==> flow/design.v <==
module debounc_1 (
	clk,
	n_rst,
	din,
	dout
);
parameter T_20MS = 15'd20_000;  
input clk;
input n_rst;
input din;
output dout;
reg [14:0] cnt;
wire cnt_restart;
reg din_d1;
always @(posedge clk or negedge n_rst)
	if(!n_rst) begin
		din_d1 <= 1'b0;
	end
	else begin
		din_d1 <= din;
	end
assign cnt_restart = (din != din_d1)? 1'b1 : 1'b0;
always @(posedge clk or negedge n_rst)
	if(!n_rst) begin
		cnt <= 15'h0000;
	end
	else begin
		cnt <= (cnt_restart == 1'b1)? T_20MS :
			   (cnt > 15'h0000)? cnt - 15'h0001 : cnt;
	end
reg dout_rdy;
always @(posedge clk or negedge n_rst)
	if(!n_rst) begin
		dout_rdy <= 1'b0;
	end
	else begin
		dout_rdy <= ((cnt == 15'h0000) && (cnt_restart == 1'b0))? din : dout_rdy;
	end	
assign dout = dout_rdy;
endmodule
module debounc_2 (
	clk,
	n_rst,
	din,
	dout
);
parameter T_20MS = 15'd20_000;  
input clk;
input n_rst;
input din;
output dout;
reg [14:0] cnt;
wire cnt_restart;
reg din_d1;
always @(posedge clk or negedge n_rst)
	if(!n_rst) begin
		din_d1 <= 1'b0;
	end
	else begin
		din_d1 <= din;
	end
assign cnt_restart = (din != din_d1)? 1'b1 : 1'b0;
always @(posedge clk or negedge n_rst)
	if(!n_rst) begin
		cnt <= 15'h0000;
	end
	else begin
		 cnt <= ((cnt_restart == 1'b1) && (cnt == 15'h0000))? T_20MS :
            (cnt > 15'h0000)? cnt - 15'h0001 : cnt;
	end
reg dout_rdy;
always @(posedge clk or negedge n_rst)
   if(!n_rst) begin
      dout_rdy <= 1'b0;
   end
   else begin
      dout_rdy <= (cnt == T_20MS)? din_d1 : dout_rdy;
   end   assign dout = dout_rdy;
endmodule
module debounc_3 (
	clk,
	n_rst,
	din,
	dout
);
parameter T_20MS = 15'd20_000;  
input clk;
input n_rst;
input din;
output dout;
reg [14:0] cnt;
wire cnt_restart;
reg din_d1;
always @(posedge clk or negedge n_rst)
	if(!n_rst) begin
		din_d1 <= 1'b0;
	end
	else begin
		din_d1 <= din;
	end
assign cnt_restart = (din != din_d1)? 1'b1 : 1'b0;
always @(posedge clk or negedge n_rst)
	if(!n_rst) begin
		cnt <= 15'h0000;
	end
	else begin
		 cnt <= ((cnt_restart == 1'b1) && (cnt == 15'h0000))? T_20MS :
            (cnt > 15'h0000)? cnt - 15'h0001 : cnt;
	end
reg dout_rdy;
always @(posedge clk or negedge n_rst)
	if(!n_rst) begin
		dout_rdy <= 1'b0;
	end
	else begin
		dout_rdy <= ((cnt == 15'h0000) && (cnt_restart == 1'b0))? din : dout_rdy;
	end	
assign dout = dout_rdy;
endmodule
module edge_det_p(
    clk,
    n_rst,
    b0,
    b0_on
);
input clk;
input n_rst;
input b0;
output b0_on;
reg b0_d1;
reg b0_d2;
wire b0_on;
always @(posedge clk or negedge n_rst)  
if(!n_rst) begin
    b0_d1 <= 1'b0;
    b0_d2 <= 1'b0;
end
else begin
    b0_d1 <= b0;
    b0_d2 <= b0_d1;
end
assign b0_on = (b0_d1 && !b0_d2) ? 1'b1 : 1'b0;  
endmodule
module led(
  clk,
  n_rst,
  din,
  dout
  );
input clk;
input n_rst;
input din;
output reg dout;
parameter T_1S = 20'd1_000_000; 
reg [19:0] counter; 
reg din_prev; 
always @(posedge clk or negedge n_rst) begin
  if (!n_rst) begin
    counter <= 0;
    dout <= 0;
    din_prev <= 0;
  end 
  else begin
    if (din != din_prev) begin
      counter <= 0;  
      dout <= 1;  
    end 
    else if (counter >= T_1S) begin
      dout <= 0;
      counter <= counter;  
    end 
    else begin
      counter <= counter + 1;  
    end
    din_prev <= din;  
  end
end
endmodule
module doorlock_hdl(
  clk,
  n_rst,
  bt,
  btstar,
  led
);
input clk;
input n_rst;
input [9:0] bt;
input btstar;
output led;
parameter S_IDLE = 3'h0;
parameter S_FIRST = 3'h1;
parameter S_SEC = 3'h2;
parameter S_LAST = 3'h3;
parameter S_OPEN = 3'h4;
parameter S_FAKE = 3'h5;
wire bt_any;
reg [2:0] c_state, n_state;
always @(posedge clk or negedge n_rst)
  if(!n_rst) begin
    c_state <= S_IDLE;
  end
  else begin
    c_state <= n_state;
  end
assign bt_any = (bt == 10'h000)? 1'b0 : 1'b1;
always @(c_state or bt or btstar or bt_any)
  case (c_state)
    S_IDLE : begin
      n_state = (bt[1] == 1'b1)? S_FIRST : c_state;
    end
    S_FIRST : begin
      n_state = (bt[2] == 1'b1)? S_SEC : ((btstar == 1'b1) || (bt_any == 1'b1))? S_IDLE : c_state;
    end
    S_SEC : begin
      n_state = (bt[7] == 1'b1)? S_LAST : (btstar == 1'b1) ? S_IDLE : (bt_any == 1'b1) ? S_FAKE : c_state;
    end
    S_LAST : begin
      n_state = (btstar == 1'b1)? S_OPEN : (bt[7] == 1'b1) ? c_state : (bt_any == 1'b1)? S_FAKE : c_state;
    end
    S_OPEN : begin
      n_state = S_IDLE;
    end
    S_FAKE : begin
      n_state = (bt[7] == 1'b1) ? S_LAST : (btstar == 1'b1) ? S_IDLE : c_state;
    end
    default : begin
      n_state = S_IDLE;
    end
  endcase
assign led = (c_state == S_OPEN)? 1'b1 : 1'b0;
endmodule
module bd_if(
  clk,
  n_rst,
  bt_i,
  btstar_i,
  led_i,
  bt_o,
  btstar_o,
  led_o
  );
parameter T_1S = 20'd1_000_000;
parameter T_20MS = 15'd20_000;
input clk;
input n_rst;
input [9:0] bt_i;
input btstar_i;
input led_i;
output [9:0] bt_o;
output btstar_o;
output led_o;
wire [9:0] dwire;
debounc_1 #(.T_20MS(T_20MS)) u_debounc0(
  .clk(clk),
  .n_rst(n_rst),
  .din(bt_i[0]),
  .dout(dwire[0])
);
edge_det_p u_edgedet_p0 (
  .clk(clk),
  .n_rst(n_rst),
  .b0(dwire[0]),
  .b0_on(bt_o[0])
  );
debounc_1 #(.T_20MS(T_20MS)) u_debounc1(
  .clk(clk),
  .n_rst(n_rst),
  .din(bt_i[1]),
  .dout(dwire[1])
);
edge_det_p u_edgedet_p1 (
  .clk(clk),
  .n_rst(n_rst),
  .b0(dwire[1]),
  .b0_on(bt_o[1])
  );
debounc_2 #(.T_20MS(T_20MS)) u_debounc2(
  .clk(clk),
  .n_rst(n_rst),
  .din(bt_i[2]),
  .dout(dwire[2])
);
edge_det_p u_edgedet_p2 (
  .clk(clk),
  .n_rst(n_rst),
  .b0(dwire[2]),
  .b0_on(bt_o[2])
  );
debounc_2 #(.T_20MS(T_20MS)) u_debounc3(
  .clk(clk),
  .n_rst(n_rst),
  .din(bt_i[3]),
  .dout(dwire[3])
);
edge_det_p u_edgedet_p3 (
  .clk(clk),
  .n_rst(n_rst),
  .b0(dwire[3]),
  .b0_on(bt_o[3])
  );
debounc_2 #(.T_20MS(T_20MS)) u_debounc4(
  .clk(clk),
  .n_rst(n_rst),
  .din(bt_i[4]),
  .dout(dwire[4])
);
edge_det_p u_edgedet_p4 (
  .clk(clk),
  .n_rst(n_rst),
  .b0(dwire[4]),
  .b0_on(bt_o[4])
  );
debounc_2 #(.T_20MS(T_20MS)) u_debounc5(
  .clk(clk),
  .n_rst(n_rst),
  .din(bt_i[5]),
  .dout(dwire[5])
);
edge_det_p u_edgedet_p5 (
  .clk(clk),
  .n_rst(n_rst),
  .b0(dwire[5]),
  .b0_on(bt_o[5])
  );
debounc_3 #(.T_20MS(T_20MS)) u_debounc6(
  .clk(clk),
  .n_rst(n_rst),
  .din(bt_i[6]),
  .dout(dwire[6])
);
edge_det_p u_edgedet_p6 (
  .clk(clk),
  .n_rst(n_rst),
  .b0(dwire[6]),
  .b0_on(bt_o[6])
  );
debounc_3 #(.T_20MS(T_20MS)) u_debounc7(
  .clk(clk),
  .n_rst(n_rst),
  .din(bt_i[7]),
  .dout(dwire[7])
);
edge_det_p u_edgedet_p7(
  .clk(clk),
  .n_rst(n_rst),
  .b0(dwire[7]),
  .b0_on(bt_o[7])
  );
debounc_3 #(.T_20MS(T_20MS)) u_debounc8(
  .clk(clk),
  .n_rst(n_rst),
  .din(bt_i[8]),
  .dout(dwire[8])
);
edge_det_p u_edgedet_p8 (
  .clk(clk),
  .n_rst(n_rst),
  .b0(dwire[8]),
  .b0_on(bt_o[8])
  );
debounc_3 #(.T_20MS(T_20MS)) u_debounc9(
  .clk(clk),
  .n_rst(n_rst),
  .din(bt_i[9]),
  .dout(dwire[9])
);
edge_det_p u_edgedet_p9 (
  .clk(clk),
  .n_rst(n_rst),
  .b0(dwire[9]),
  .b0_on(bt_o[9])
  );
edge_det_p u_edgedet_pstar (
  .clk(clk),
  .n_rst(n_rst),
  .b0(~btstar_i),
  .b0_on(btstar_o)
  );
led #(.T_1S(T_1S)) u_led(
  .clk(clk),
  .n_rst(n_rst),
  .din(led_i),
  .dout(led_o)
);
endmodule
module top(
	clk,
	n_rst,
	bt,
	btstar,
	led
);
parameter T_1S = 20'd1_000_000;  
parameter T_20MS = 15'd20_000;  
input clk;
input n_rst;
input [9:0] bt;
input btstar;
output led;
wire [9:0] bt_w;
wire btstar_w;
wire led_w;
bd_if #(
	.T_1S(T_1S),
	.T_20MS(T_20MS)
) u_bd_if(
    .clk(clk),
    .n_rst(n_rst),
    .bt_i(bt),
    .btstar_i(btstar),
    .led_i(led_w),
    .bt_o(bt_w),
    .btstar_o(btstar_w),
    .led_o(led)
);
doorlock_hdl u_doorlock(
    .clk(clk),
    .n_rst(n_rst),
    .bt(bt_w),
    .btstar(btstar_w),
    .led(led_w)
);
endmodule
# Reports on top
# What the tools print for top, step after step.
# Line numbers count from 1 in the design file above.
# The mark -- stands for no value.
# inputs
top	top
clock_port	clk
library	sky130hd
corner	tt_025C_1v80

# Word-level counts
# Yosys after proc, flatten, opt, wreduce and memory -nomap, before mapping. Memory bits, and registers merged into a memory's read port (data or address), are not among the register bits. Print and check cells are not counted. Equal cells are merged and count once.
# op_classes
n_cmp	11
mux	58
add_sub_neg	11
n_reduce_logical	61
n_logic	7
n_eq	25
# op_table
op	n
15-bit two-way mux	20
15-bit by 1-bit subtractor with 15-bit output (second input constant)	10
15-bit by 1-bit greater-than comparator with 1-bit output (second input constant)	10
15-bit logical NOT	10
15-bit == test (second input constant)	4
20-bit two-way mux	2
3-bit two-way mux	10
1-bit logical AND	25
1-bit two-way mux	25
2-bit nonzero test	11
20-bit by 1-bit adder with 20-bit output (second input constant)	1
20-bit >= comparator (second input constant)	1
3-bit parallel mux with 5-bit select	1
1-bit inequality test	11
1-bit logical NOT	11
10-bit logical NOT	1
1-bit inverter	7
3-bit by 2-bit == test with 1-bit output (second input constant)	2
3-bit == test (second input constant)	2
3-bit inequality test (second input constant)	2
2-bit inequality test (second input constant)	2
4-bit AND reduction	1
3-bit by 1-bit == test with 1-bit output (second input constant)	1
3-bit by 2-bit inequality test with 1-bit output (second input constant)	1
3-bit logical NOT	1
1-bit logical OR	1
# word_totals
register_bits	217
wordCells	229
input_bits	13
output_inout_bits	1

# Depth
# Yosys ltp: most cells in a row. Word level: on the elaborated netlist, between registers, memories and ports. Mapped: between sequential cells and ports; inverters and the memories' decode and read muxes count.
# logic_depth
depth_word	9
abc_area	0
ltp_mapped	8
ltp_nobuf	7

# Mapped cells and area
# The flow's flattened synthesis, as Yosys stat reports it; memories are mapped. The netlist is that of the ABC_AREA named above (0 if unset); the other value can give another one.
# mapped
n_buf	9
ffs	220
cells	1032
seq_area_um2	5506.5
area_um2	10364.9
# by_type
cell	n	area_total_um2
sky130_fd_sc_hd__dfrtp_1	219	5.48E+03
sky130_fd_sc_hd__xnor2_1	54	472.954
sky130_fd_sc_hd__nor2_1	113	424.157
sky130_fd_sc_hd__nand2_1	92	345.331
sky130_fd_sc_hd__xor2_1	37	324.061
sky130_fd_sc_hd__a21oi_1	52	260.25
sky130_fd_sc_hd__nor3_1	49	245.235
sky130_fd_sc_hd__o21ai_0	49	245.235
sky130_fd_sc_hd__nand3_1	43	215.206
sky130_fd_sc_hd__ha_1	16	200.192
sky130_fd_sc_hd__nor4_1	31	193.936
sky130_fd_sc_hd__inv_1	48	180.173
sky130_fd_sc_hd__a211oi_1	17	127.622
sky130_fd_sc_hd__or4_1	17	127.622
sky130_fd_sc_hd__nand4_1	20	125.12
sky130_fd_sc_hd__mux2i_1	12	120.115
sky130_fd_sc_hd__nor4b_1	11	96.342
sky130_fd_sc_hd__mux2_2	8	90.086
# Not listed: further types 42, cells in them 144.
# The figures by module come from a second, unflattened synthesis with its own total; it is not the netlist above.
# unflattened
hier_cells	1054
area_unflattened_um2	11398.4
# Each row is one instance without its submodules.
# modules
module	n_cells	area_um2	mod_seq_area_um2	instances
debounc_2 #(T_20MS=20000)	82	913.4	425.4	4
debounc_3 #(T_20MS=20000)	84	893.4	425.4	4
debounc_1 #(T_20MS=20000)	100	988.4	425.4	2
led #(T_1S=1000000)	130	1191.1	550.5	1
edge_det_p	3	63.8	50.0	11
doorlock_hdl	26	297.8	151.4	1
bd_if #(T_1S=1000000, T_20MS=20000)	1	3.8	0.0	1
top	0	0.0	0.0	1

# Path before layout
# Path of least setup slack by OpenSTA after synthesis, without wires, with an ideal clock, recovery checks aside; 20% of the period is set as input and as output delay. Where synthesis merged equal registers, the netlist keeps one of their names.
# synth_timing
kind	input-to-reg
startpoint	input port bt[3]
endpoint	register u_bd_if.u_debounc3.cnt[10]
slack_ps	7007
required_ps	9875
n_path_buf	0
launch_ps	2000
input_delay_ps	2000
clock_period_ps	10000
path_stages	4
delay_ps	993
setup_ps	125
arrival_ps	2868
period_less_setup_slack_ps	2993
# "delay_ps" is the arrival time less input delay plus setup time.
# "path_stages" counts driving pins, that of a launching flip-flop among them; a cell with two outputs on the path counts twice.
# "period_less_setup_slack_ps" = period - worst setup slack (recovery checks aside). The figure is calculated, with input and output delays left at 20% of the set period.
# Between the ends stands the longest chain of elaborated cells between them, by number of cells; it is not shown to be the way that was timed. Of several equally long chains one is given.
# Each line given opens the expression or statement behind the cell; cells for indexed reads and writes are added by Yosys, which also makes memories of some case tables.
# synth_via
path_cell_list	sky130_fd_sc_hd__xor2_1 > sky130_fd_sc_hd__nor4b_1 > sky130_fd_sc_hd__nor2_1 > sky130_fd_sc_hd__mux2_2
elab_chain_len	4
cone_cells	5
lines_between	2
classes_between	eq/ne (1); mux (2); reduce/logical (2)
# synth_lines
element	line_no	text
start: declaration	398	input [9:0] bt;
1-bit inequality test	62	assign cnt_restart = (din != din_d1)? 1'b1 : 1'b0;
1-bit two-way mux	62
1-bit logical AND	68	cnt <= ((cnt_restart == 1'b1) && (cnt == 15'h0000))? T_20MS :
15-bit two-way mux	68
end: assignment	65	cnt <= 15'h0000;
end: assignment	68
end: declaration	52	reg [14:0] cnt;

# Timing after layout
# From the final timing report of run 1: the path of least setup slack in the routed layout; clock arrival at registers is part of the times.
# The path's times are printed in steps of 10 ps; the period is the one set.
# layout_timing
kind	reg-to-reg
startpoint	register u_bd_if.u_debounc4.cnt[0]
endpoint	register u_bd_if.u_debounc4.cnt[5]
setup_ps	60
required_ps	3510
n_path_buf	0
slack_ps	480
arrival_ps	3030
clock_period_ps	3060
launch_ps	510
path_stages	8
# Between the ends stands the longest chain of elaborated cells between them, by number of cells; it is not shown to be the way that was timed. Of several equally long chains one is given.
# layout_via
path_cell_list	sky130_fd_sc_hd__dfrtp_1 > sky130_fd_sc_hd__inv_1 > sky130_fd_sc_hd__ha_1 > sky130_fd_sc_hd__or4b_4 > sky130_fd_sc_hd__or4_1 > sky130_fd_sc_hd__or4_4 > sky130_fd_sc_hd__a211oi_1 > sky130_fd_sc_hd__a21o_1
elab_chain_len	3
cone_cells	7
lines_between	2
classes_between	add/sub (1); compare (1); mux (2); reduce/logical (3)
# layout_lines
element	line_no	text
start: declaration	52	reg [14:0] cnt;
start: assignment	65	cnt <= 15'h0000;
start: assignment	68	cnt <= ((cnt_restart == 1'b1) && (cnt == 15'h0000))? T_20MS :
15-bit by 1-bit subtractor with 15-bit output	69	(cnt > 15'h0000)? cnt - 15'h0001 : cnt;
15-bit two-way mux	69
15-bit two-way mux	68
end: assignment	65
end: assignment	68
end: declaration	52

# Record of 5 stored runs of the RTL-to-layout flow on top, platform sky130hd. The runs are unordered. Constraints: input delay and output delay 20% of the set period each, output load 0.01 pF.
# By "timing.achieved_period_ps" is meant the clock period of the run minus its worst setup slack. This is arithmetic on one report: input and output delays are still those of the set period (20% each).
# "timing.worst_path_ps" = time allowed to the worst setup path (clock period - input delay - output delay, where it has them) - its slack; a late launch clock adds to it, a late capture clock takes from it.
# "power_uw" is the tool's figure for a default switching activity; nothing was simulated.
# "timing.worst_path_ps" is given in steps of 10 ps.
# Settings: . = not set for that run.
run name	CAP_MARGIN	CORE_MARGIN	CORE_UTILIZATION	CTS_CLUSTER_SIZE	HOLD_SLACK_MARGIN	MAX_ROUTING_LAYER	MIN_ROUTING_LAYER	SETUP_SLACK_MARGIN	period_ns	SLEW_MARGIN	ABC_AREA	CORE_ASPECT_RATIO	GPL_ROUTABILITY_DRIVEN	GPL_TIMING_DRIVEN	PLACE_DENSITY	CTS_CLUSTER_DIAMETER	setupTns_ps	post_route_util_pct	finish.stdcell_area_um2	power_uw	timing.achieved_period_ps	final_die_area_um2	yosys.chip_area_um2	ws_setup_ps	timing.worst_path_ps	worst_setup_path_type
run 1	5	6	29	24	-0.01	met4	met1	0.24	3.06	20	.	.	.	.	.	.	0	34.7	12090.3	7060	2580	40423.1	10364.9	480	2580	reg-to-reg
run 2	20	2	42	.	.	.	.	0.36	2.0	30	1	1.45	1	0	0.55	.	0	49.4	13849.5	9672	1586	29814.0	11939.0	414	1590	reg-to-reg
run 3	20	7	40	.	-0.04	.	.	.	10.0	20	1	.	.	1	.	226	0	45.9	13519.2	2100	3429	34881.2	11939.0	6571	1430	input-to-reg
run 4	20	2	40	.	.	.	.	.	3.44	20	.	.	.	.	.	.	0	46.8	11845.1	6226	2800	27216.8	10364.9	640	2800	reg-to-reg
run 5	40	7	40	.	-0.04	.	.	.	5.15	20	1	.	.	1	.	192	0	45.9	13534.2	4062	2428	34881.2	11939.0	2722	1400	reg-to-output
